==> flow/design.v <==
module fifo_sync #(
    parameter DATA_WIDTH = 8,
    parameter DEPTH      = 16
)(
    input  wire                  clk,
    input  wire                  rst,
    input  wire                  wr_en,
    input  wire [DATA_WIDTH-1:0] din,
    output wire                  full,
    input  wire                  rd_en,
    output reg  [DATA_WIDTH-1:0] dout,
    output wire                  empty
);
    localparam ADDR_WIDTH = $clog2(DEPTH);
    reg [DATA_WIDTH-1:0]   mem [0:DEPTH-1];
    reg [ADDR_WIDTH-1:0]   wr_ptr;
    reg [ADDR_WIDTH-1:0]   rd_ptr;
    reg [ADDR_WIDTH:0]     count;
    assign full  = (count == DEPTH);
    assign empty = (count == 0);
    always @(posedge clk) begin
        if (rst)
            wr_ptr <= 0;
        else if (wr_en && !full) begin
            mem[wr_ptr]                 <= din;
            wr_ptr                      <= wr_ptr + 1'b1;
        end
    end
    always @(posedge clk) begin
        if (rst) begin
            rd_ptr <= 0;
            dout   <= 0;
        end else if (rd_en && !empty) begin
            dout   <= mem[rd_ptr];
            rd_ptr <= rd_ptr + 1'b1;
        end
    end
    always @(posedge clk) begin
        if (rst) count <= 0;
        else begin
            case ({wr_en && !full, rd_en && !empty})
                2'b10: count <= count + 1'b1;    
                2'b01: count <= count - 1'b1;    
                2'b11: count <= count;           
                default: count <= count;         
            endcase
        end
    end
endmodule
module uart_rx #(
    parameter integer CLOCK_FREQ = 125_000_000,
    parameter integer BAUD_RATE  = 1_953_125  
)(
    input  wire        clk,
    input  wire        rst,
    input  wire        rx,
    output reg  [7:0]  data_out,
    output reg         data_valid
);
    localparam integer TICKS_16X = CLOCK_FREQ / (BAUD_RATE * 16);
    localparam IDLE  = 2'b00;
    localparam START = 2'b01;
    localparam DATA  = 2'b10;
    localparam STOP  = 2'b11;
    reg [1:0]  current_state, next_state;
    reg [31:0] tick_cnt;
    reg [3:0]  sample_cnt;  
    reg [2:0]  bit_cnt;
    reg [7:0]  shift_reg;
    reg [1:0]  rx_sync;
    always @(posedge clk) begin
        if (rst) rx_sync <= 2'b11;
        else     rx_sync <= {rx_sync[0], rx};
    end
    wire rx_s = rx_sync[1];
    always @(posedge clk) begin
        if (rst) current_state <= IDLE;
        else     current_state <= next_state;
    end
    wire tick_done = (tick_cnt == TICKS_16X - 1);
    always @(*) begin
        next_state = current_state;
        case (current_state)
            IDLE: begin
                if (rx_s == 1'b0)  next_state = START;                   
            end
            START: begin
                if (tick_done && sample_cnt == 7 && rx_s == 1'b1)
                    next_state = IDLE;
                else if (tick_done && sample_cnt == 15)
                    next_state = DATA;  
            end
            DATA: begin
                if (tick_done && sample_cnt == 15 && bit_cnt == 7)
                    next_state = STOP;  
            end
            STOP: begin
                if (tick_done && sample_cnt == 15)
                    next_state = IDLE;  
            end
        endcase
    end
    always @(posedge clk) begin
        if (rst) begin
            tick_cnt   <= 0;
            sample_cnt <= 0;
            bit_cnt    <= 0;
            shift_reg  <= 8'b00;
            data_valid <= 1'b0;
            data_out   <= 8'b0;
        end else begin
            data_valid <= 1'b0;
            if (tick_cnt < TICKS_16X - 1) begin
                tick_cnt <= tick_cnt + 1;
            end else begin
                tick_cnt <= 0;
                case (current_state)
                    IDLE: begin
                        sample_cnt <= 0;
                        bit_cnt    <= 0;
                    end
                    START: begin
                        if (sample_cnt == 15) sample_cnt <= 0;
                        else                  sample_cnt <= sample_cnt + 1;
                    end
                    DATA: begin
                        if (sample_cnt == 7) begin
                            shift_reg[bit_cnt] <= rx_s;
                        end
                        if (sample_cnt == 15) begin
                            sample_cnt <= 0;
                            if (bit_cnt == 7) bit_cnt <= 0;
                            else              bit_cnt <= bit_cnt + 1;
                        end else begin
                            sample_cnt <= sample_cnt + 1;
                        end
                    end
                    STOP: begin
                        if (sample_cnt == 15) begin
                            sample_cnt <= 0;
                            data_out   <= shift_reg;
                            data_valid <= 1'b1;
                        end else begin
                            sample_cnt <= sample_cnt + 1;
                        end
                    end
                endcase
            end
        end
    end
endmodule
module uart_tx #(
    parameter integer CLOCK_FREQ = 125_000_000,
    parameter integer BAUD_RATE  = 1_953_125  
)(
    input  wire       clk,
    input  wire       rst,
    input  wire [7:0] data_in,
    input  wire       data_valid,
    output reg        tx,
    output reg        tx_ready
);
    localparam integer TICKS_PER_BIT = CLOCK_FREQ / BAUD_RATE;
    localparam IDLE     = 1'b0;
    localparam ACTIVE   = 1'b1;
    reg         current_state, next_state;
    reg [31:0]  tick_cnt;
    reg [3:0]   bit_cnt;      
    reg [9:0]   tx_frame;
    wire        bit_done;
    always @(posedge clk) begin
        if (rst)    current_state <= IDLE;
        else        current_state <= next_state;
    end
    always @(*) begin
        next_state = current_state;
        case (current_state)
            IDLE:   if (data_valid) next_state = ACTIVE;
            ACTIVE: if (bit_done)   next_state = (bit_cnt == 9) ? IDLE : ACTIVE;
        endcase
    end
    always @(posedge clk) begin
        if (rst) begin
            tx         <= 1'b1;
            tx_ready   <= 1'b1;
        end else begin
            case (current_state)
                IDLE: begin
                    tx       <= 1'b1;  
                    tx_ready <= 1'b1;
                    if (data_valid) begin
                        tx_frame <= {1'b1, data_in, 1'b0};
                        tx       <= 1'b0; 
                        bit_cnt  <= 0;
                        tick_cnt <= 0;
                        tx_ready <= 1'b0;
                    end
                end
                ACTIVE: begin
                    if (bit_done) begin
                        tick_cnt <= 0;
                        if (bit_cnt == 9) begin
                            tx      <= 1'b1; 
                        end else begin
                            tx      <= tx_frame[bit_cnt + 1];
                            bit_cnt <= bit_cnt + 1;
                        end
                    end else begin
                        tick_cnt    <= tick_cnt + 1;
                    end
                end
            endcase
        end
    end
    assign bit_done = (tick_cnt == TICKS_PER_BIT - 1);
endmodule
module protocol_handler(
    input wire          clk,
    input wire          rst,
    output reg          rx_rd,
    input  wire         rx_empty,
    input  wire [7:0]   rx_data,
    output reg          tx_wr,
    input  wire         tx_full,
    output reg [7:0]    tx_data,
    input wire          card_OK,     
    input wire [31:0]   UID,         
    input wire          dispensing_active, 
    output reg [4:0]    dispenser_start,
    output reg [3:0]    count_A, count_B, count_C, count_D, count_E,
    input  wire [4:0]   input_ir,
    output reg          led1
);
    localparam CMD_MAX = 32;
    localparam IDLE       = 3'd0;
    localparam FETCH      = 3'd1;
    localparam WAIT_RX    = 3'd2;
    localparam PROCESS    = 3'd3;
    localparam RESPOND    = 3'd4;
    localparam TRANSMIT   = 3'd5;
    localparam WAIT_TX    = 3'd6;
    localparam RFID_SEND  = 3'd7;
    reg [2:0] current_state, next_state;
    reg       system_authorized;          
    reg       session_captured;           
    reg [31:0] session_uid;
    reg       disp_active_prev;
    reg [7:0] rx_buf [0:CMD_MAX-1];
    reg [7:0] tx_buf [0:CMD_MAX-1];
    reg [5:0] rx_len;
    reg [5:0] tx_len;
    reg [5:0] tx_idx;
    wire [7:0] rx_upper = (rx_data >= 8'h61 && rx_data <= 8'h7A) ? (rx_data - 8'h20) : rx_data;
    localparam LOCKOUT   = 200_000;    
    localparam BLINK_BIT = 11;         
    reg [$clog2(LOCKOUT+1)-1:0] lockout_cnt;
    reg [BLINK_BIT:0] blink_timer;
    always @(posedge clk) begin
        if (rst) begin
            current_state    <= IDLE;
            disp_active_prev <= 1'b0;
        end else begin
            current_state    <= next_state;
            disp_active_prev <= dispensing_active;
        end
    end
    always @(*) begin
        next_state = current_state;
        if (card_OK && system_authorized && !session_captured && lockout_cnt == 0 && current_state == IDLE) begin
            next_state = RFID_SEND;
        end 
        else if (disp_active_prev && !dispensing_active && current_state == IDLE) begin
            next_state = RESPOND;
        end
        else begin
            case (current_state)
                IDLE:
                    if (!rx_empty) next_state = FETCH;
                FETCH:
                    next_state = WAIT_RX;
                WAIT_RX:
                    next_state = PROCESS;
                PROCESS: begin
                    if (rx_len == 0 && (rx_upper <= 8'h20)) next_state = IDLE;
                    else if (rx_upper == 8'h0A || rx_upper == 8'h0D) begin
                        if (rx_len == 1 && rx_buf[0] == "T") next_state = RFID_SEND;
                        else next_state = RESPOND;
                    end
                    else if (rx_len >= CMD_MAX) next_state = IDLE;
                    else next_state = IDLE;
                end
                RESPOND:
                    if (tx_len > 0) next_state = TRANSMIT;
                    else            next_state = IDLE;
                RFID_SEND:
                    next_state = TRANSMIT;
                TRANSMIT: begin
                    if (tx_idx < tx_len) begin
                        if (!tx_full) next_state = WAIT_TX;
                        else          next_state = TRANSMIT;
                    end else begin
                        next_state = IDLE;
                    end
                end
                WAIT_TX:
                    next_state = TRANSMIT;
                default: next_state = IDLE;
            endcase
        end
    end
    always @(posedge clk) begin
        if (rst) begin
            rx_rd             <= 1'b0;
            tx_wr             <= 1'b0;
            rx_len            <= 6'd0;
            tx_len            <= 6'd0;
            tx_idx            <= 6'd0;
            system_authorized <= 1'b0;
            session_captured  <= 1'b0;
            led1              <= 1'b0;
            lockout_cnt       <= 0;
            blink_timer       <= 0;
            session_uid       <= 32'h0;
            dispenser_start   <= 5'b00000;
            count_A           <= 4'd0;
            count_B           <= 4'd0;
            count_C           <= 4'd0;
            count_D           <= 4'd0;
            count_E           <= 4'd0;
        end else begin
            rx_rd <= 1'b0;
            tx_wr <= 1'b0;
            if (!system_authorized) begin
                led1        <= 1'b0;
                blink_timer <= 0;
            end else begin
                blink_timer <= blink_timer + 1'b1;
                if (session_captured) begin
                    led1 <= 1'b1;            
                end else begin
                    led1 <= blink_timer[BLINK_BIT];  
                end
            end
            if (lockout_cnt > 0) lockout_cnt <= lockout_cnt - 1;
            case (next_state)
                FETCH: begin
                    rx_rd <= 1'b1;
                end
                PROCESS: begin
                    if (current_state == WAIT_RX) begin
                        if (rx_len < CMD_MAX && rx_upper > 8'h20 && rx_upper != 8'h0A && rx_upper != 8'h0D) begin
                            rx_buf[rx_len] <= rx_upper;
                            rx_len         <= rx_len + 1'b1;
                        end
                    end
                end
                RESPOND: begin
                    tx_len          <= 0;
                    tx_idx          <= 0;
                    dispenser_start <= 5'b00000;
                    if (disp_active_prev && !dispensing_active) begin
						tx_buf[0] <= "D"; 
						tx_buf[1] <= "O"; 
						tx_buf[2] <= "N"; 
						tx_buf[3] <= "E"; 
						tx_buf[4] <= 8'h0A;
						tx_len    <= 5;
                    end
                    else if (rx_len == 5 && rx_buf[0] == "S" && rx_buf[1] == "T" && rx_buf[2] == "A" && rx_buf[3] == "R" && rx_buf[4] == "T") begin
                        system_authorized <= 1'b1;
                        session_captured  <= 1'b0;
                        session_uid       <= 32'h0;
                    end
                    else if (rx_len == 3 && rx_buf[0] == "E" && rx_buf[1] == "N" && rx_buf[2] == "D") begin
						system_authorized <= 1'b0;
						session_captured  <= 1'b0;
						session_uid       <= 32'h0;
						tx_buf[0] <= "S"; 
						tx_buf[1] <= "T"; 
						tx_buf[2] <= "K"; 
						tx_buf[3] <= ":";
						tx_buf[4] <= input_ir[4] ? 8'h31 : 8'h30;
						tx_buf[5] <= input_ir[3] ? 8'h31 : 8'h30;
						tx_buf[6] <= input_ir[2] ? 8'h31 : 8'h30;
						tx_buf[7] <= input_ir[1] ? 8'h31 : 8'h30;
						tx_buf[8] <= input_ir[0] ? 8'h31 : 8'h30;
						tx_buf[9] <= 8'h0A;
						tx_len    <= 10;
                    end
                    else if (system_authorized) begin
                        if (rx_len == 4 && rx_buf[0] == "P" && rx_buf[1] == "I" && rx_buf[2] == "N" && rx_buf[3] == "G") begin
							tx_buf[0] <= "P"; 
							tx_buf[1] <= "O"; 
							tx_buf[2] <= "N"; 
							tx_buf[3] <= "G"; 
							tx_buf[4] <= 8'h0A;
							tx_len    <= 5;
                        end
                        else if (rx_len == 14 && rx_buf[0] == "M" && rx_buf[1] == "E" && rx_buf[2] == "D" && !dispensing_active) begin
							count_A <= rx_buf[5] - 8'h30; 
							count_B <= rx_buf[7] - 8'h30; 
							count_C <= rx_buf[9] - 8'h30;
							count_D <= rx_buf[11] - 8'h30; 
							count_E <= rx_buf[13] - 8'h30;
							if (rx_buf[5]  > 8'h30) dispenser_start[0] <= 1'b1;
							if (rx_buf[7]  > 8'h30) dispenser_start[1] <= 1'b1;
							if (rx_buf[9]  > 8'h30) dispenser_start[2] <= 1'b1;
							if (rx_buf[11] > 8'h30) dispenser_start[3] <= 1'b1;
							if (rx_buf[13] > 8'h30) dispenser_start[4] <= 1'b1;
							tx_buf[0] <= "D"; 
							tx_buf[1] <= "I"; 
							tx_buf[2] <= "S"; 
							tx_buf[3] <= "P"; 
							tx_buf[4] <= "E"; 
							tx_buf[5] <= "N";
							tx_buf[6] <= "S"; 
							tx_buf[7] <= "I"; 
							tx_buf[8] <= "N"; 
							tx_buf[9] <= "G"; 
							tx_buf[10]<= "."; 
							tx_buf[11]<= ".";
							tx_buf[12]<= "."; 
							tx_buf[13]<= 8'h0A;
							tx_len    <= 14;
                        end else begin
                            tx_buf[0] <= "E"; tx_buf[1] <= "R"; tx_buf[2] <= "R"; tx_buf[3] <= 8'h0A;
                            tx_len    <= 4;
                        end
                    end
                    rx_len <= 6'd0;
                end
                RFID_SEND: begin
					session_captured 	<= 1'b1;  
					session_uid      	<= UID;
					tx_buf[0] 			<= "P"; 
					tx_buf[1] 			<= "I"; 
					tx_buf[2] 			<= "D"; 
					tx_buf[3] 			<= ":";
					tx_buf[4] 			<= UID[31:24]; 
					tx_buf[5] 			<= UID[23:16]; 
					tx_buf[6] 			<= UID[15:8]; 
					tx_buf[7] 			<= UID[7:0];
					tx_buf[8] 			<= 8'h0A;
					tx_len    			<= 9;
					tx_idx    			<= 0;
					rx_len    			<= 0;
					lockout_cnt 		<= LOCKOUT;
                end
                WAIT_TX: begin
                    tx_data <= tx_buf[tx_idx];
                    tx_wr   <= 1'b1;
                    tx_idx  <= tx_idx + 1'b1;
                end 
            endcase
        end
    end
endmodule
module uart_controller (
    input  wire         clk,
    input  wire         rst,
    input  wire         rx,
    output wire         tx,
    output wire         led1,
    input  wire [31:0]  UID,
    input  wire         card_OK,
    input  wire [4:0]   ir_status,
    input  wire         dispensing_active,
    output wire [4:0]   dispenser_start,
    output wire [3:0]   count_A, count_B, count_C, count_D, count_E
);
    wire [7:0]  rx_data_raw;
    wire        rx_valid_raw;
    wire [7:0]  rx_fifo_dout;
    wire        rx_fifo_empty;
    wire        rx_fifo_rd;
    wire [7:0]  tx_fifo_din;
    wire        tx_fifo_full;
    wire        tx_wr_en;
    wire [7:0]  tx_fifo_dout;
    wire        tx_fifo_empty;   
    wire        tx_ready;
    reg [1:0] current_state, next_state;
    reg        tx_fifo_rd;     
    reg        tx_data_valid;  
    localparam IDLE       = 2'b00;
    localparam FETCH_FIFO = 2'b01;
    localparam SEND_UART  = 2'b10;
    localparam WAIT_ACK   = 2'b11; 
    always @(posedge clk) begin
        if (rst)    current_state <= IDLE;
        else        current_state <= next_state;
    end
    always @(*) begin
        next_state = current_state;
        case (current_state)
            IDLE: begin
                if (!tx_fifo_empty && tx_ready) next_state = FETCH_FIFO;
            end
            FETCH_FIFO: begin
                next_state = SEND_UART;
            end
            SEND_UART: begin
                next_state = WAIT_ACK;
            end
            WAIT_ACK: begin
                if (!tx_ready) next_state = IDLE;
            end
            default: next_state = IDLE;
        endcase
    end
    always @(posedge clk) begin
        if (rst) begin
            tx_fifo_rd     <= 1'b0;
            tx_data_valid  <= 1'b0;
        end else begin
            tx_fifo_rd     <= 1'b0;
            tx_data_valid  <= 1'b0;
            case (next_state)
                FETCH_FIFO: begin
                    tx_fifo_rd    <= 1'b1; 
                end
                SEND_UART: begin
                    tx_data_valid <= 1'b1; 
                end
            endcase
        end
    end
    uart_rx u_rx (
        .clk        (clk), 
        .rst        (rst), 
        .rx         (rx),
        .data_out   (rx_data_raw), 
        .data_valid (rx_valid_raw)
    );
    fifo_sync rx_fifo (
        .clk        (clk), 
        .rst        (rst),
        .wr_en      (rx_valid_raw), 
        .din        (rx_data_raw),
        .rd_en      (rx_fifo_rd), 
        .dout       (rx_fifo_dout), 
        .empty      (rx_fifo_empty),
        .full       () 
    );
    protocol_handler handler (
        .clk        (clk), 
        .rst        (rst),
        .rx_rd      (rx_fifo_rd), 
        .rx_empty   (rx_fifo_empty), 
        .rx_data    (rx_fifo_dout),
        .tx_wr      (tx_wr_en), 
        .tx_full    (tx_fifo_full), 
        .tx_data    (tx_fifo_din),
        .led1       (led1), 
        .card_OK    (card_OK),
        .UID        (UID),
        .input_ir   (ir_status),
        .dispensing_active      (dispensing_active),
        .dispenser_start        (dispenser_start),
        .count_A                (count_A),
        .count_B                (count_B),
        .count_C                (count_C),
        .count_D                (count_D),
        .count_E                (count_E)
    );
    fifo_sync tx_fifo (
        .clk        (clk), 
        .rst        (rst),
        .wr_en      (tx_wr_en), 
        .din        (tx_fifo_din),
        .rd_en      (tx_fifo_rd), 
        .dout       (tx_fifo_dout), 
        .empty      (tx_fifo_empty),
        .full       (tx_fifo_full)
    );
    uart_tx u_tx (
        .clk        (clk), 
        .rst        (rst),
        .data_in    (tx_fifo_dout), 
        .data_valid (tx_data_valid),
        .tx         (tx), 
        .tx_ready   (tx_ready)
    );
endmodule
module spi_master #(
    parameter DATA_WIDTH = 16,      
    parameter CLK_DIV    = 32,      
    parameter CPOL       = 0,       
    parameter CPHA       = 0,       
    parameter LSB_FIRST  = 0,        
    parameter LEAD_TICKS = 15,
    parameter LAG_TICKS  = 15
)(
    input  wire                   clk,
    input  wire                   rst,
    input  wire                   start,
    input  wire [DATA_WIDTH-1:0]  tx_data,
    output reg  [DATA_WIDTH-1:0]  rx_data,
    output reg                    busy,
    output reg                    sclk,
    output reg                    mosi,
    input  wire                   miso,
    output reg                    cs_n
);
    reg [$clog2(CLK_DIV)-1:0]   clk_cnt;
    reg [$clog2(DATA_WIDTH):0]  bit_cnt;
    reg [DATA_WIDTH-1:0]        shift_reg;
    reg [1:0]                   miso_sync; 
    localparam IDLE     = 2'b00;
    localparam LEAD_IN  = 2'b01;
    localparam TRANSFER = 2'b10;
    localparam DONE     = 2'b11;
    reg [1:0] state;
    always @(posedge clk) miso_sync <= {miso_sync[0], miso};
    wire sample_edge = (CPHA == 0); 
    always @(posedge clk) begin
        if (rst) begin
            state     <= IDLE;
            sclk      <= CPOL;
            cs_n      <= 1;
            mosi      <= 0;
            rx_data   <= 0;
            bit_cnt   <= 0;
            clk_cnt   <= 0;
            shift_reg <= 0;
            busy      <= 0;
        end else begin
            case (state)
                IDLE: begin
                    cs_n    <= 1;
                    sclk    <= CPOL;
                    busy    <= 0;
                    clk_cnt <= 0;
                    if (start) begin
                        state     <= LEAD_IN;
                        shift_reg <= tx_data;
                        busy      <= 1;
                    end
                end
                LEAD_IN: begin
                    cs_n    <= 0;
                    clk_cnt <= clk_cnt + 1;
                    mosi    <= LSB_FIRST ? shift_reg[0] : shift_reg[DATA_WIDTH-1];
                    if (clk_cnt == LEAD_TICKS) begin
                        state   <= TRANSFER;
                        bit_cnt <= DATA_WIDTH;
                        clk_cnt <= 0;
                    end
                end
                TRANSFER: begin
                    if (bit_cnt > 0) begin
                        clk_cnt <= clk_cnt + 1;
                        if (clk_cnt == CLK_DIV/2 - 1) begin
                            sclk <= ~sclk;
                            if (sample_edge) begin
                                shift_reg <= LSB_FIRST ? {miso_sync[1], shift_reg[DATA_WIDTH-1:1]} : {shift_reg[DATA_WIDTH-2:0], miso_sync[1]};
                            end else begin
                                mosi <= LSB_FIRST ? shift_reg[0] : shift_reg[DATA_WIDTH-1];
                            end
                        end 
                        else if (clk_cnt == CLK_DIV - 1) begin
                            sclk    <= ~sclk;
                            clk_cnt <= 0;
                            bit_cnt <= bit_cnt - 1;
                            if (sample_edge) begin
                                if (bit_cnt > 1) 
                                    mosi <= LSB_FIRST ? shift_reg[0] : shift_reg[DATA_WIDTH-1];
                            end else begin
                                shift_reg <= LSB_FIRST ? {miso_sync[1], shift_reg[DATA_WIDTH-1:1]} : {shift_reg[DATA_WIDTH-2:0], miso_sync[1]};
                            end
                        end
                    end else begin
                        state   <= DONE;
                        clk_cnt <= 0;
                        rx_data <= shift_reg;
                    end
                end
                DONE: begin
                    clk_cnt <= clk_cnt + 1;
                    if (clk_cnt == LAG_TICKS) begin
                        cs_n    <= 1;
                        sclk    <= CPOL;
                        state   <= IDLE;
                    end
                end
            endcase
        end
    end
endmodule
module rc522 (
    input               clk,             
    input               rst,           
    input               miso,            
    output              sclk,            
    output              mosi,            
    output              cs_n,            
    output reg          nrst_pd,             
    output reg [31:0]   UID,             
    output reg          card_OK          
);
 localparam  	CommandReg              = 8'h01 << 1,    
                ComIEnReg               = 8'h02 << 1,    
                DivIEnReg               = 8'h03 << 1,    
                ComIrqReg               = 8'h04 << 1,    
                DivIrqReg               = 8'h05 << 1,    
                ErrorReg                = 8'h06 << 1,    
                Status1Reg              = 8'h07 << 1,    
                Status2Reg              = 8'h08 << 1,    
                FIFODataReg             = 8'h09 << 1,    
                FIFOLevelReg            = 8'h0A << 1,    
                WaterLevelReg           = 8'h0B << 1,    
                ControlReg              = 8'h0C << 1,    
                BitFramingReg           = 8'h0D << 1,    
                CollReg                 = 8'h0E << 1,    
                ModeReg                 = 8'h11 << 1,    
                TxModeReg               = 8'h12 << 1,    
                RxModeReg               = 8'h13 << 1,    
                TxControlReg            = 8'h14 << 1,    
                TxASKReg                = 8'h15 << 1,    
                TxSelReg                = 8'h16 << 1,    
                RxSelReg                = 8'h17 << 1,    
                RxThresholdReg          = 8'h18 << 1,    
                DemodReg                = 8'h19 << 1,    
                MfTxReg                 = 8'h1C << 1,    
                MfRxReg                 = 8'h1D << 1,    
                SerialSpeedReg          = 8'h1F << 1,    
                CRCResultRegH           = 8'h21 << 1,    
                CRCResultRegL           = 8'h22 << 1,
                ModWidthReg             = 8'h24 << 1,    
                RFCfgReg                = 8'h26 << 1,    
                GsNReg                  = 8'h27 << 1,    
                CWGsPReg                = 8'h28 << 1,    
                ModGsPReg               = 8'h29 << 1,    
                TModeReg                = 8'h2A << 1,    
                TPrescalerReg           = 8'h2B << 1,    
                TReloadRegH             = 8'h2C << 1,    
                TReloadRegL             = 8'h2D << 1,
                TCounterValueRegH       = 8'h2E << 1,    
                TCounterValueRegL       = 8'h2F << 1,
                TestSel1Reg             = 8'h31 << 1,    
                TestSel2Reg             = 8'h32 << 1,    
                TestPinEnReg            = 8'h33 << 1,    
                TestPinValueReg         = 8'h34 << 1,    
                TestBusReg              = 8'h35 << 1,    
                AutoTestReg             = 8'h36 << 1,    
                VersionReg              = 8'h37 << 1,    
                AnalogTestReg           = 8'h38 << 1,    
                TestDAC1Reg             = 8'h39 << 1,    
                TestDAC2Reg             = 8'h3A << 1,    
                TestADCReg              = 8'h3B << 1;    
    localparam  PCD_Idle                = 8'h00,         
                PCD_Mem                 = 8'h01,         
                PCD_GenerateRandomID    = 8'h02,         
                PCD_CalcCRC             = 8'h03,         
                PCD_Transmit            = 8'h04,         
                PCD_NoCmdChange         = 8'h07,         
                PCD_Receive             = 8'h08,         
                PCD_Transceive          = 8'h0C,         
                PCD_MFAuthent           = 8'h0E,         
                PCD_SoftReset           = 8'h0F;         
    localparam  PICC_CMD_REQA           = 8'h26,         
                PICC_CMD_WUPA          = 8'h52,          
		PICC_CMD_CT            = 8'h88,          
                PICC_CMD_SEL_CL1       = 8'h93,          
                PICC_CMD_SEL_CL2       = 8'h95,          
                UltraPICC_CMD_SEL_CL3       = 8'h97,          
		PICC_CMD_HLTA          = 8'h50,          
                PICC_CMD_RATS          = 8'hE0,          
                PICC_CMD_MF_AUTH_KEY_A = 8'h60,          
                PICC_CMD_MF_AUTH_KEY_B = 8'h61,          
                PICC_CMD_MF_READ       = 8'h30,          
                PICC_CMD_MF_WRITE      = 8'hA0,          
                PICC_CMD_MF_DECREMENT  = 8'hC0,          
                PICC_CMD_MF_INCREMENT  = 8'hC1,          
                PICC_CMD_MF_RESTORE    = 8'hC2,          
                PICC_CMD_MF_TRANSFER   = 8'hB0,          
                PICC_CMD_UL_WRITE      = 8'hA2;          
    reg         spi_start;  
    reg [15:0]  data_tx;    
    wire [15:0] data_rx;    
    wire        spi_busy;	 
    reg         new_card;	 
    spi_master #(
        .DATA_WIDTH     (16),
        .CLK_DIV        (32),
        .CPOL           (0),
        .CPHA           (0),
        .LEAD_TICKS     (15),
        .LAG_TICKS      (15)
    ) spi_module (
        .clk            (clk),
        .rst            (rst),
        .start          (spi_start),
        .tx_data        (data_tx),
        .rx_data        (data_rx),
        .sclk           (sclk),
        .mosi           (mosi),
        .miso           (miso),
        .cs_n           (cs_n),
        .busy           (spi_busy)
    );
    localparam  STEP_BITS = 10;          
    reg [31:0]  cnt;					 
    reg [2:0]   cnt_2; 					 
    reg [7:0]   FIFOLevelReg_Value;	 
    reg [7:0]   BCC;					 
    reg [9:0] instr_step;  
    task spi_write;
        input [7:0] reg_addr;
        input [7:0] value;
        begin
            spi_start   <= 1;
            data_tx     <= {reg_addr, value};	 
        end										 
    endtask
    task spi_read;
        input [7:0] reg_addr;
        begin
            spi_start   <= 1;							 
            data_tx     <= {reg_addr | 8'h80, 8'h00};	 
        end
    endtask
    always @(posedge clk) begin
        if (rst) begin
            instr_step      <= 0;
            spi_start       <= 0;
            nrst_pd             <= 1;   				 
            UID             <= 32'h00000000;
            cnt             <= 0;
            cnt_2           <= 0;
            new_card        <= 0;
            card_OK         <= 0;
        end else begin													 
            if  (&cnt[4:0] && spi_start)                                     
                spi_start   <= 0;											
            if  (&cnt[STEP_BITS-1:0] && ~spi_busy) begin                              
                case (instr_step)											 
                    1:  nrst_pd <= 0;                                            
                    2:  nrst_pd <= 1;                                            
                    50: spi_write (TxModeReg,       8'h00);                  
                    51: spi_write (RxModeReg,       8'h00);                  
                    52: spi_write (ModWidthReg,     8'h26);                  
                    53: spi_write (TModeReg,        8'h80);                  
                    54: spi_write (TPrescalerReg,   8'hA9);            
                    55: spi_write (TReloadRegH,     8'h03);
                    56: spi_write (TReloadRegL,     8'hE8);
                    57: spi_write (TxASKReg,        8'h40);                  
                    58: spi_write (ModeReg,         8'h3D);                  
                    59: spi_read  (TxControlReg);							 
                    60: spi_write (TxControlReg,    8'h03 | data_rx[7:0]);        
                    62: spi_write (CommandReg,      PCD_Idle);               
                    63: spi_write (ComIrqReg,       8'h7F);                  
                    64: spi_write (FIFOLevelReg,    8'h80);                  
                    65: spi_write (FIFODataReg,     PICC_CMD_REQA);          
                    66: spi_write (BitFramingReg,   8'h07);                  
                    67: spi_write (CommandReg,      PCD_Transceive);         
                    68: spi_write (BitFramingReg,   8'h87);                  
                    70: spi_read  (ComIrqReg);                               
                    71: if (data_rx[5])                                      
                            new_card <= 1;
                    73: spi_write (FIFOLevelReg,    8'h80);                  
                    74: spi_write (FIFODataReg,     PICC_CMD_SEL_CL1);       
                    75: spi_write (FIFODataReg,     8'h20);
                    76: spi_write (BitFramingReg,   8'h00);                  
                    77: spi_write (CommandReg,      PCD_Transceive);         
                    78: spi_write (BitFramingReg,   8'h80);                  
                    83: spi_read  (FIFOLevelReg);
                    84: FIFOLevelReg_Value <= data_rx[7:0];
                    85: spi_read  (FIFODataReg);
                    86: UID[31:24] <= data_rx[7:0];
                    87: spi_read  (FIFODataReg);
                    88: UID[23:16] <= data_rx[7:0];
                    89: spi_read  (FIFODataReg);
                    90: UID[15:8] <= data_rx[7:0];
                    91: spi_read  (FIFODataReg);
                    92: UID[7:0] <= data_rx[7:0];
                    93: spi_read  (FIFODataReg);
                    94: BCC <= data_rx[7:0];                                     
                    95: new_card <= 0;
                    96: if ((FIFOLevelReg_Value == 5) && (BCC == (UID[31:24] ^ UID[23:16] ^ UID[15:8] ^ UID[7:0])))
                            card_OK <= 1;
                    97: card_OK <= 0;
                endcase
                if (instr_step == 72 && ~new_card) begin  
                    cnt_2 <= cnt_2 + 1;
                    if (cnt_2 == 5) begin
                        cnt_2 <= 0;
                        instr_step <= 62;
                    end else
                        instr_step <= 70;
                end else if (instr_step == 501)
                    instr_step <= 62;
                else
                    instr_step <= instr_step + 1;
            end
            cnt <= cnt + 1;
        end
    end
endmodule
module servo_fsm_unit (
    input  wire clk,             
    input  wire rst,             
    input  wire start_trigger,   
    input  wire [3:0] num_turns, 
    output reg  pwm_out,
    output reg  busy            
);
    localparam FRAME_COUNT = 200;        
    localparam MIN_PULSE   = 20;         
    localparam MAX_PULSE   = 101;        
    localparam STEP        = 5;          
    localparam ONE_SEC     = 2_000;      
    localparam ST_IDLE       = 3'b000;
    localparam ST_PAUSE_LOW  = 3'b001;  
    localparam ST_SWEEP_UP   = 3'b010;
    localparam ST_PAUSE_HIGH = 3'b011;  
    localparam ST_SWEEP_DOWN = 3'b100;
    localparam ST_CHECK      = 3'b101;
    reg [2:0]  state;
    reg [$clog2(FRAME_COUNT)-1:0] counter;
    reg [$clog2(FRAME_COUNT)-1:0] pulse_width;
    reg [3:0]  current_turn;
    reg [$clog2(ONE_SEC)-1:0] wait_counter; 
    reg start_reg;
    wire start_edge = (start_trigger && !start_reg);
    always @(posedge clk) begin
        if (rst) begin
            state <= ST_IDLE;
            counter <= 0;
            pulse_width <= MIN_PULSE;
            current_turn <= 0;
            pwm_out <= 0;
            busy <= 0;
            start_reg <= 0;
            wait_counter <= 0;
        end else begin
            start_reg <= start_trigger;
            if (counter >= FRAME_COUNT - 1) counter <= 0;
            else counter <= counter + 1;
            pwm_out <= (counter < pulse_width);
            case (state)
                ST_IDLE: begin
                    busy <= 0;
                    current_turn <= 0;
                    pulse_width <= MIN_PULSE;
                    if (start_edge && num_turns > 0) begin
                        state <= ST_PAUSE_LOW;
                        busy <= 1;
                        wait_counter <= 0;
                    end
                end
                ST_PAUSE_LOW: begin
                    pulse_width <= MIN_PULSE;
                    if (wait_counter >= ONE_SEC - 1) begin
                        state <= ST_SWEEP_UP;
                        wait_counter <= 0;
                    end else begin
                        wait_counter <= wait_counter + 1;
                    end
                end
                ST_SWEEP_UP: begin
                    if (counter == 0) begin 
                        if (pulse_width >= MAX_PULSE) begin
                            state <= ST_PAUSE_HIGH;
                            wait_counter <= 0;
                        end else begin
                            pulse_width <= pulse_width + STEP;
                        end
                    end
                end
                ST_PAUSE_HIGH: begin
                    pulse_width <= MAX_PULSE;
                    if (wait_counter >= ONE_SEC - 1) begin
                        state <= ST_SWEEP_DOWN;
                        wait_counter <= 0;
                    end else begin
                        wait_counter <= wait_counter + 1;
                    end
                end
                ST_SWEEP_DOWN: begin
                    if (counter == 0) begin
                        if (pulse_width <= MIN_PULSE) begin
                            state <= ST_CHECK;
                        end else begin
                            pulse_width <= pulse_width - STEP;
                        end
                    end
                end
                ST_CHECK: begin
                    if (current_turn + 1 >= num_turns) begin
                        state <= ST_IDLE;
                    end else begin
                        current_turn <= current_turn + 1;
                        state <= ST_PAUSE_LOW;
                        wait_counter <= 0;
                    end
                end
                default: state <= ST_IDLE;
            endcase
        end
    end
endmodule
module servo_fsm_unit_anticlockwise (
    input  wire clk,             
    input  wire rst,             
    input  wire start_trigger,   
    input  wire [3:0] num_turns, 
    output reg  pwm_out,
    output reg  busy            
);
    localparam FRAME_COUNT = 200;        
    localparam MIN_PULSE   = 20;         
    localparam START_PULSE = 98;         
    localparam STEP        = 5;          
    localparam ONE_SEC     = 2_000;      
    localparam ST_IDLE        = 3'b000;
    localparam ST_PAUSE_START = 3'b001;  
    localparam ST_SWEEP_DOWN  = 3'b010;  
    localparam ST_PAUSE_MIN   = 3'b011;  
    localparam ST_SWEEP_UP    = 3'b100;  
    localparam ST_CHECK       = 3'b101;
    reg [2:0]  state;
    reg [$clog2(FRAME_COUNT)-1:0] counter;
    reg [$clog2(FRAME_COUNT)-1:0] pulse_width;
    reg [3:0]  current_turn;
    reg [$clog2(ONE_SEC)-1:0] wait_counter; 
    reg start_reg;
    wire start_edge = (start_trigger && !start_reg);
    always @(posedge clk) begin
        if (rst) begin
            state <= ST_IDLE;
            counter <= 0;
            pulse_width <= START_PULSE; 
            current_turn <= 0;
            pwm_out <= 0;
            busy <= 0;
            start_reg <= 0;
            wait_counter <= 0;
        end else begin
            start_reg <= start_trigger;
            if (counter >= FRAME_COUNT - 1) counter <= 0;
            else counter <= counter + 1;
            pwm_out <= (counter < pulse_width);
            case (state)
                ST_IDLE: begin
                    busy <= 0;
                    current_turn <= 0;
                    pulse_width <= START_PULSE; 
                    if (start_edge && num_turns > 0) begin
                        state <= ST_PAUSE_START;
                        busy <= 1;
                        wait_counter <= 0;
                    end
                end
                ST_PAUSE_START: begin
                    pulse_width <= START_PULSE;
                    if (wait_counter >= ONE_SEC - 1) begin
                        state <= ST_SWEEP_DOWN;
                        wait_counter <= 0;
                    end else begin
                        wait_counter <= wait_counter + 1;
                    end
                end
                ST_SWEEP_DOWN: begin
                    if (counter == 0) begin 
                        if (pulse_width <= MIN_PULSE) begin
                            state <= ST_PAUSE_MIN;
                            wait_counter <= 0;
                        end else begin
                            pulse_width <= pulse_width - STEP;
                        end
                    end
                end
                ST_PAUSE_MIN: begin
                    pulse_width <= MIN_PULSE;
                    if (wait_counter >= ONE_SEC - 1) begin
                        state <= ST_SWEEP_UP;
                        wait_counter <= 0;
                    end else begin
                        wait_counter <= wait_counter + 1;
                    end
                end
                ST_SWEEP_UP: begin
                    if (counter == 0) begin
                        if (pulse_width >= START_PULSE) begin
                            state <= ST_CHECK;
                        end else begin
                            pulse_width <= pulse_width + STEP;
                        end
                    end
                end
                ST_CHECK: begin
                    if (current_turn + 1 >= num_turns) begin
                        state <= ST_IDLE;
                    end else begin
                        current_turn <= current_turn + 1;
                        state <= ST_PAUSE_START; 
                        wait_counter <= 0;
                    end
                end
                default: state <= ST_IDLE;
            endcase
        end
    end
endmodule
module system_top (
    input  wire         clk, 
    input  wire         rst,
    input  wire         rx,
    output wire         tx,
    input  wire         miso,
    output wire         sclk,
    output wire         mosi,
    output wire         cs_n,
    output wire         nrst_pd,
    output wire [4:0]   pwm_servos,  
    input  wire [4:0]   input_ir,
	output wire [4:0] led_busy,
	output wire         led1, led2
);
    wire [31:0] UID;
    wire        card_OK;
    wire [4:0] disp_start;
    wire [3:0] s_count [0:4];   
    wire [4:0] busy_servo;
    wire dispensing_active = |busy_servo;
    assign led2     = dispensing_active;
	assign led_busy = busy_servo;
    rc522 rfid_inst (
        .clk            (clk),
        .rst            (rst),
        .miso           (miso),
        .sclk           (sclk),
        .mosi           (mosi),
        .cs_n           (cs_n),
        .nrst_pd        (nrst_pd),
        .UID            (UID),
        .card_OK        (card_OK)
    );
    wire [3:0] count_A, count_B, count_C, count_D, count_E;
    assign s_count[0] = count_A;
    assign s_count[1] = count_B;
    assign s_count[2] = count_C;
    assign s_count[3] = count_D;
    assign s_count[4] = count_E;
    uart_controller comm_inst(
        .clk            (clk),
        .rst            (rst),
        .rx             (rx),
        .tx             (tx),
        .led1           (led1),
        .UID            (UID),
        .card_OK        (card_OK),
        .ir_status      (input_ir),
        .dispensing_active  (dispensing_active),
        .dispenser_start    (disp_start),
        .count_A        (count_A),
        .count_B        (count_B),
        .count_C        (count_C),
        .count_D        (count_D),
        .count_E        (count_E)
    );
    genvar i;
    generate
        for (i = 1; i < 5; i = i + 1) begin: servo_dispensers
            servo_fsm_unit servo_inst1(
                .clk            (clk),
                .rst            (rst),
                .start_trigger  (disp_start[i]),
                .num_turns      (s_count[i]),
                .pwm_out        (pwm_servos[i]),
                .busy           (busy_servo[i])
            );
        end
    endgenerate
	servo_fsm_unit_anticlockwise servo_inst2(
		.clk            (clk),
		.rst            (rst),
		.start_trigger  (disp_start[0]),
		.num_turns      (s_count[0]),
		.pwm_out        (pwm_servos[0]),
		.busy           (busy_servo[0])
	);
endmodule
# Reports on system_top
# The steps from the RTL of system_top to its reports follow in flow order.
# Lines are those of the file above, counted from 1.
# The mark - stands for no value.
# design
top_module	system_top
clk_port	clk
lib	sky130hd
corner	tt_025C_1v80

# Word level
# Source: Yosys, flattened and elaborated. Widths are those after wreduce. Registers that Yosys merges into a memory's read port (data or address) are not register bits. Print and check cells do not count.
# Yosys's memory passes give these memory sizes; they may raise the number of words (mostly to a power of two), join words into wider ones and drop unused or constant bits.
# op_classes
add_sub_neg	54
compare	51
equal	248
shift	3
n_mux	356
bitwise	20
n_reduce_logical	201
# ops
op	n
8-bit two-way mux	77
16-bit parallel mux with 25-bit select	1
10-bit by 7-bit == test with 1-bit output (second input constant)	29
11-bit two-way mux	25
8-bit parallel mux with 30-bit select	1
11-bit parallel mux with 4-bit select	5
32-bit by 4-bit >= comparator with 1-bit output	5
8-bit parallel mux with 4-bit select	5
8-bit parallel mux with 2-bit select	9
3-bit two-way mux	45
10-bit by 6-bit == test with 1-bit output (second input constant)	13
8-bit by 7-bit == test with 1-bit output (second input constant)	15
32-bit by 1-bit adder with 32-bit output (second input constant)	3
5-bit == test (second input constant)	19
1-bit two-way mux	91
3-bit parallel mux with 6-bit select	5
2-bit by 1-bit != test with 1-bit output (second input constant)	40
5-bit two-way mux	16
4-bit two-way mux	19
5-bit AND reduction	15
2-bit != test (second input constant)	34
32-bit parallel mux with 2-bit select	1
32-bit two-way mux	2
3-bit == test (second input constant)	19
7-bit AND reduction	8
4-bit parallel mux with 2-bit select	7
11-bit by 1-bit adder with 11-bit output (second input constant)	5
11-bit >= comparator (second input constant)	5
# Not listed: further kinds 100, cells in them 414.
# word_totals
regBits	647
ram_bits	512
memories	3
inputBits	9
wordCells	1057
# mem_list
memory	words	width	line_no	rtl
comm_inst.handler.rx_buf	32	8	248	reg [7:0] rx_buf [0:CMD_MAX-1];
comm_inst.rx_fifo.mem	16	8	15	reg [DATA_WIDTH-1:0]   mem [0:DEPTH-1];
comm_inst.tx_fifo.mem	16	8	15

# Depth
# Depth = most cells in a row (Yosys ltp): at word level without a register or memory, in the mapped netlist without a sequential cell, where the memories' decode and read muxes count.
# depth
depth_word	14
ABC_AREA	0
ltp_mapped	14
depth_no_buf	13

# Synthesis result
# Yosys stat after the flow's synthesis: flattened, memories mapped to cells. It holds for the ABC_AREA given above (unset counts as 0); a run with the other value may have another netlist.
# The area totals of this step are shown rounded.
# mapped
mapped_cells	3981
mapped_area_mm2	0.0437
seqArea_mm2	0.0244
flip_flops	980
buffers	174
# types
cell	n	type_area_um2
sky130_fd_sc_hd__edfxtp_1	474	1.42E+04
sky130_fd_sc_hd__dfxtp_1	506	1.01E+04
sky130_fd_sc_hd__ha_1	161	2.01E+03
sky130_fd_sc_hd__mux4_2	82	1.85E+03
sky130_fd_sc_hd__nor2_1	469	1.76E+03
sky130_fd_sc_hd__nand2_1	350	1313.76
sky130_fd_sc_hd__a21oi_1	227	1136.09
sky130_fd_sc_hd__xor2_1	112	980.941
sky130_fd_sc_hd__xnor2_1	103	902.115
sky130_fd_sc_hd__mux2i_1	77	770.739
sky130_fd_sc_hd__nand3_1	144	720.691
sky130_fd_sc_hd__inv_1	161	604.33
sky130_fd_sc_hd__o21ai_0	105	525.504
sky130_fd_sc_hd__clkbuf_1	133	499.229
sky130_fd_sc_hd__nor3_1	88	440.422
sky130_fd_sc_hd__a21o_1	58	435.418
sky130_fd_sc_hd__nand4_1	56	350.336
sky130_fd_sc_hd__a211oi_1	43	322.81
# Not listed: further types 72, cells in them 632.
# The figures by module come from a second, unflattened synthesis with its own total; it is not the netlist above.
# hier_totals
cells_unflattened	4236
hier_area_mm2	0.0462
# Each row is one instance without its submodules.
# modules
mod	instances	cells	area_mm2	mod_seq_area_mm2
fifo_sync	2	361	0.00602	0.00426
protocol_handler	1	877	0.00994	0.00606
servo_fsm_unit	4	290	0.00244	0.000801
rc522	1	470	0.00448	0.00211
uart_tx	1	231	0.00252	0.00138
servo_fsm_unit_anticlockwise	1	288	0.00246	0.000801
spi_master	1	253	0.00242	0.00104
uart_rx	1	204	0.00226	0.00124
uart_controller	1	28	0.000287	0.00016
system_top	1	3	0.0000125	0

# Worst setup path after synthesis
# OpenSTA on the mapped netlist: ideal clock, no wires. The path of least setup slack (recovery checks aside). Input and output delay are each 20% of the period. Register names are those of the netlist, which keeps one name where synthesis merged equal registers.
# synth_timing
kind	register to register
from	reg comm_inst.rx_fifo.dout[1]
to	reg comm_inst.handler.tx_buf[5][0]
tclk_ps	8000
setup_ps	456
t_first_pin_ps	0
arrival_ps	4724
setup_slack_ps	2820
delay_ps	5180
driving_pins	12
n_path_buf	3
period_less_setup_slack_ps	5180
# "delay_ps" = arrival - input delay + setup time.
# "driving_pins" counts driving pins, that of a launching flip-flop among them; a cell with two outputs on the path counts twice.
# "period_less_setup_slack_ps" = period - worst setup slack (recovery checks aside). The figure is calculated, with input and output delays left at 20% of the set period.
# The rows between start and end are the longest chain of elaborated cells between them; the timing report does not say that the signal goes this way. Where chains are equally long, one stands for them.
# A line is the first line of the expression or statement that the cell stems from. Yosys adds cells for indexed reads and writes and turns some case tables into memories.
# A register here has more assigning lines than the two given.
# The path ends at the enable pin of a flip-flop; only ways to that pin are counted.
# synth_between
cell_sequence	sky130_fd_sc_hd__dfxtp_1 -> sky130_fd_sc_hd__or3b_2 -> sky130_fd_sc_hd__a2111oi_0 -> sky130_fd_sc_hd__o2111a_2 -> sky130_fd_sc_hd__and3_4 -> sky130_fd_sc_hd__or3_1 -> sky130_fd_sc_hd__buf_2 -> sky130_fd_sc_hd__and3_1 -> sky130_fd_sc_hd__clkbuf_1 -> sky130_fd_sc_hd__buf_2 -> sky130_fd_sc_hd__a21oi_1 -> sky130_fd_sc_hd__a211oi_1
elab_chain_cells	13
cells_between	24
# synth_lines
item	line_no	rtl
start, declared	11	output reg  [DATA_WIDTH-1:0] dout,
8-bit by 7-bit >= comparator with 1-bit output	253	wire [7:0] rx_upper = (rx_data >= 8'h61 && rx_data <= 8'h7A) ? (rx_data - 8'h20) : rx_data;
1-bit logical AND	253
8-bit two-way mux	253
8-bit by 4-bit == test with 1-bit output	285	else if (rx_upper == 8'h0A || rx_upper == 8'h0D) begin
1-bit logical OR	285
3-bit two-way mux	285
3-bit two-way mux	284	if (rx_len == 0 && (rx_upper <= 8'h20)) next_state = IDLE;
3-bit parallel mux with 7-bit select	276	case (current_state)
3-bit two-way mux	272	else if (disp_active_prev && !dispensing_active && current_state == IDLE) begin
3-bit two-way mux	269	if (card_OK && system_authorized && !session_captured && lockout_cnt == 0 && current_state == IDLE) begin
3-bit == test	345	case (next_state)
3-bit != test	-
7-bit AND reduction	-
end, assigned	383	tx_buf[5] <= input_ir[3] ? 8'h31 : 8'h30;
end, assigned	415	tx_buf[5] <= "N";
end, declared	249	reg [7:0] tx_buf [0:CMD_MAX-1];

# Path in the finished layout
# From the final timing report of flow run 1: the path of least setup slack in the routed layout; clock arrival at registers is part of the times.
# The report prints the path's times to 10 ps; the period is as set.
# layout_timing
kind	register to register
from	reg comm_inst.rx_fifo.dout[3]
to	reg comm_inst.handler.tx_buf[4][1]
tclk_ps	8000
setup_ps	360
t_first_pin_ps	690
arrival_ps	5050
setup_slack_ps	3260
driving_pins	9
n_path_buf	0
# The rows between start and end are the longest chain of elaborated cells between them; the timing report does not say that the signal goes this way. Where chains are equally long, one stands for them.
# A register here has more assigning lines than the two given.
# The path ends at the enable pin of a flip-flop; only ways to that pin are counted.
# layout_between
cell_sequence	sky130_fd_sc_hd__dfxtp_1 -> sky130_fd_sc_hd__or4_1 -> sky130_fd_sc_hd__o221ai_1 -> sky130_fd_sc_hd__o31ai_1 -> sky130_fd_sc_hd__and3_4 -> sky130_fd_sc_hd__or3_1 -> sky130_fd_sc_hd__a31o_2 -> sky130_fd_sc_hd__inv_2 -> sky130_fd_sc_hd__a211oi_2
elab_chain_cells	13
cells_between	22
# layout_lines
item	line_no	rtl
start, declared	11	output reg  [DATA_WIDTH-1:0] dout,
8-bit by 7-bit >= comparator with 1-bit output	253	wire [7:0] rx_upper = (rx_data >= 8'h61 && rx_data <= 8'h7A) ? (rx_data - 8'h20) : rx_data;
1-bit logical AND	253
8-bit two-way mux	253
8-bit by 4-bit == test with 1-bit output	285	else if (rx_upper == 8'h0A || rx_upper == 8'h0D) begin
1-bit logical OR	285
3-bit two-way mux	285
3-bit two-way mux	284	if (rx_len == 0 && (rx_upper <= 8'h20)) next_state = IDLE;
3-bit parallel mux with 7-bit select	276	case (current_state)
3-bit two-way mux	272	else if (disp_active_prev && !dispensing_active && current_state == IDLE) begin
3-bit two-way mux	269	if (card_OK && system_authorized && !session_captured && lockout_cnt == 0 && current_state == IDLE) begin
3-bit == test	345	case (next_state)
5-bit != test	-
5-bit AND reduction	-
end, assigned	382	tx_buf[4] <= input_ir[4] ? 8'h31 : 8'h30;
end, assigned	414	tx_buf[4] <= "E";
end, declared	249	reg [7:0] tx_buf [0:CMD_MAX-1];

Subject: flow runs of system_top

Hi,

system_top through Yosys and OpenROAD on sky130hd: 2 stored runs, unordered, with their settings and measured results. The constraints put input and output delay at 20% of the set period each and load the outputs with 0.01 pF.
"timing.achieved_period_ps": clock period set for the run, less the worst setup slack. It is reckoned from that one timing run; input and output delays stay at 20% of the period that was set.
"worst_setup_path_time_ps": the worst setup path's part of the clock period (all of it between registers, 20% less for each end at a port) less its slack. A launch clock that arrives late makes it longer, a capture clock that arrives late makes it shorter.
"worst_setup_path_time_ps" is known to 10 ps.
Measured values are rounded.

Flow run 1, flow files:
==> flow/run.sh <==
#!/bin/bash
# the make line also repeats the synthesis and layout settings of config.mk as NAME=value (left out here)
make -C /OpenROAD-flow-scripts/flow DESIGN_CONFIG=/design/flow/config.mk WORK_HOME=/design/flow/orfs CLKGATE_MAP_FILE= finish
==> flow/config.mk <==
export PLATFORM = sky130hd
export DESIGN_NAME = system_top
export DESIGN_NICKNAME = system_top
export VERILOG_FILES = /design/flow/design.v
export SDC_FILE = /design/flow/constraint.sdc
export NUM_CORES = 4
export LEC_CHECK = 0
export CAP_MARGIN = 20
export CELL_PAD_IN_SITES_DETAIL_PLACEMENT = 1
export CORE_MARGIN = 2
export CORE_UTILIZATION = 40
export CTS_CLUSTER_SIZE = 96
export GPL_ROUTABILITY_DRIVEN = 0
export PLACE_DENSITY_LB_ADDON = 0.04
export SETUP_SLACK_MARGIN = 0.22
export SLEW_MARGIN = 25
==> flow/constraint.sdc <==
create_clock -name core_clock -period 8.0 [get_ports {clk}]
set_input_delay 1.6000 -clock core_clock [delete_from_list [all_inputs] [get_ports {clk}]]
set_output_delay 1.6000 -clock core_clock [all_outputs]
set_load 0.01 [all_outputs]

==> results of flow run 1, as CSV <==
result,value
worst_setup_path_time_ps,4740
timing.worst_path_kind,"register to register"
fin_tns_ps,0
timing.setup.ws_ps,3260
synth_area_mm2,0.0437
timing.achieved_period_ps,4736
final_util_pct,45.2
final_stdcell_area_mm2,0.0491
design_die_area_mm2,0.112

Flow run 2, flow files:
==> flow/run.sh <==
#!/bin/bash
# the make line also repeats the synthesis and layout settings of config.mk as NAME=value (left out here)
make -C /OpenROAD-flow-scripts/flow DESIGN_CONFIG=/design/flow/config.mk WORK_HOME=/design/flow/orfs CLKGATE_MAP_FILE= finish
==> flow/config.mk <==
export PLATFORM = sky130hd
export DESIGN_NAME = system_top
export DESIGN_NICKNAME = system_top
export VERILOG_FILES = /design/flow/design.v
export SDC_FILE = /design/flow/constraint.sdc
export NUM_CORES = 4
export LEC_CHECK = 0
export CAP_MARGIN = 20
export CELL_PAD_IN_SITES_GLOBAL_PLACEMENT = 2
export CORE_MARGIN = 2
export CORE_UTILIZATION = 57
export CTS_CLUSTER_DIAMETER = 387
export GPL_TIMING_DRIVEN = 0
export PLACE_DENSITY_LB_ADDON = 0.24
export SETUP_SLACK_MARGIN = 0.39
export SLEW_MARGIN = 0
==> flow/constraint.sdc <==
create_clock -name core_clock -period 3.25 [get_ports {clk}]
set_input_delay 0.6500 -clock core_clock [delete_from_list [all_inputs] [get_ports {clk}]]
set_output_delay 0.6500 -clock core_clock [all_outputs]
set_load 0.01 [all_outputs]

==> results of flow run 2, as CSV <==
result,value
fin_tns_ps,-4880
design_die_area_mm2,0.0789
final_util_pct,68.8
timing.achieved_period_ps,3458
timing.setup.ws_ps,-208
final_stdcell_area_mm2,0.0522
synth_area_mm2,0.0437
worst_setup_path_time_ps,3460
timing.worst_path_kind,"register to register"

Regards
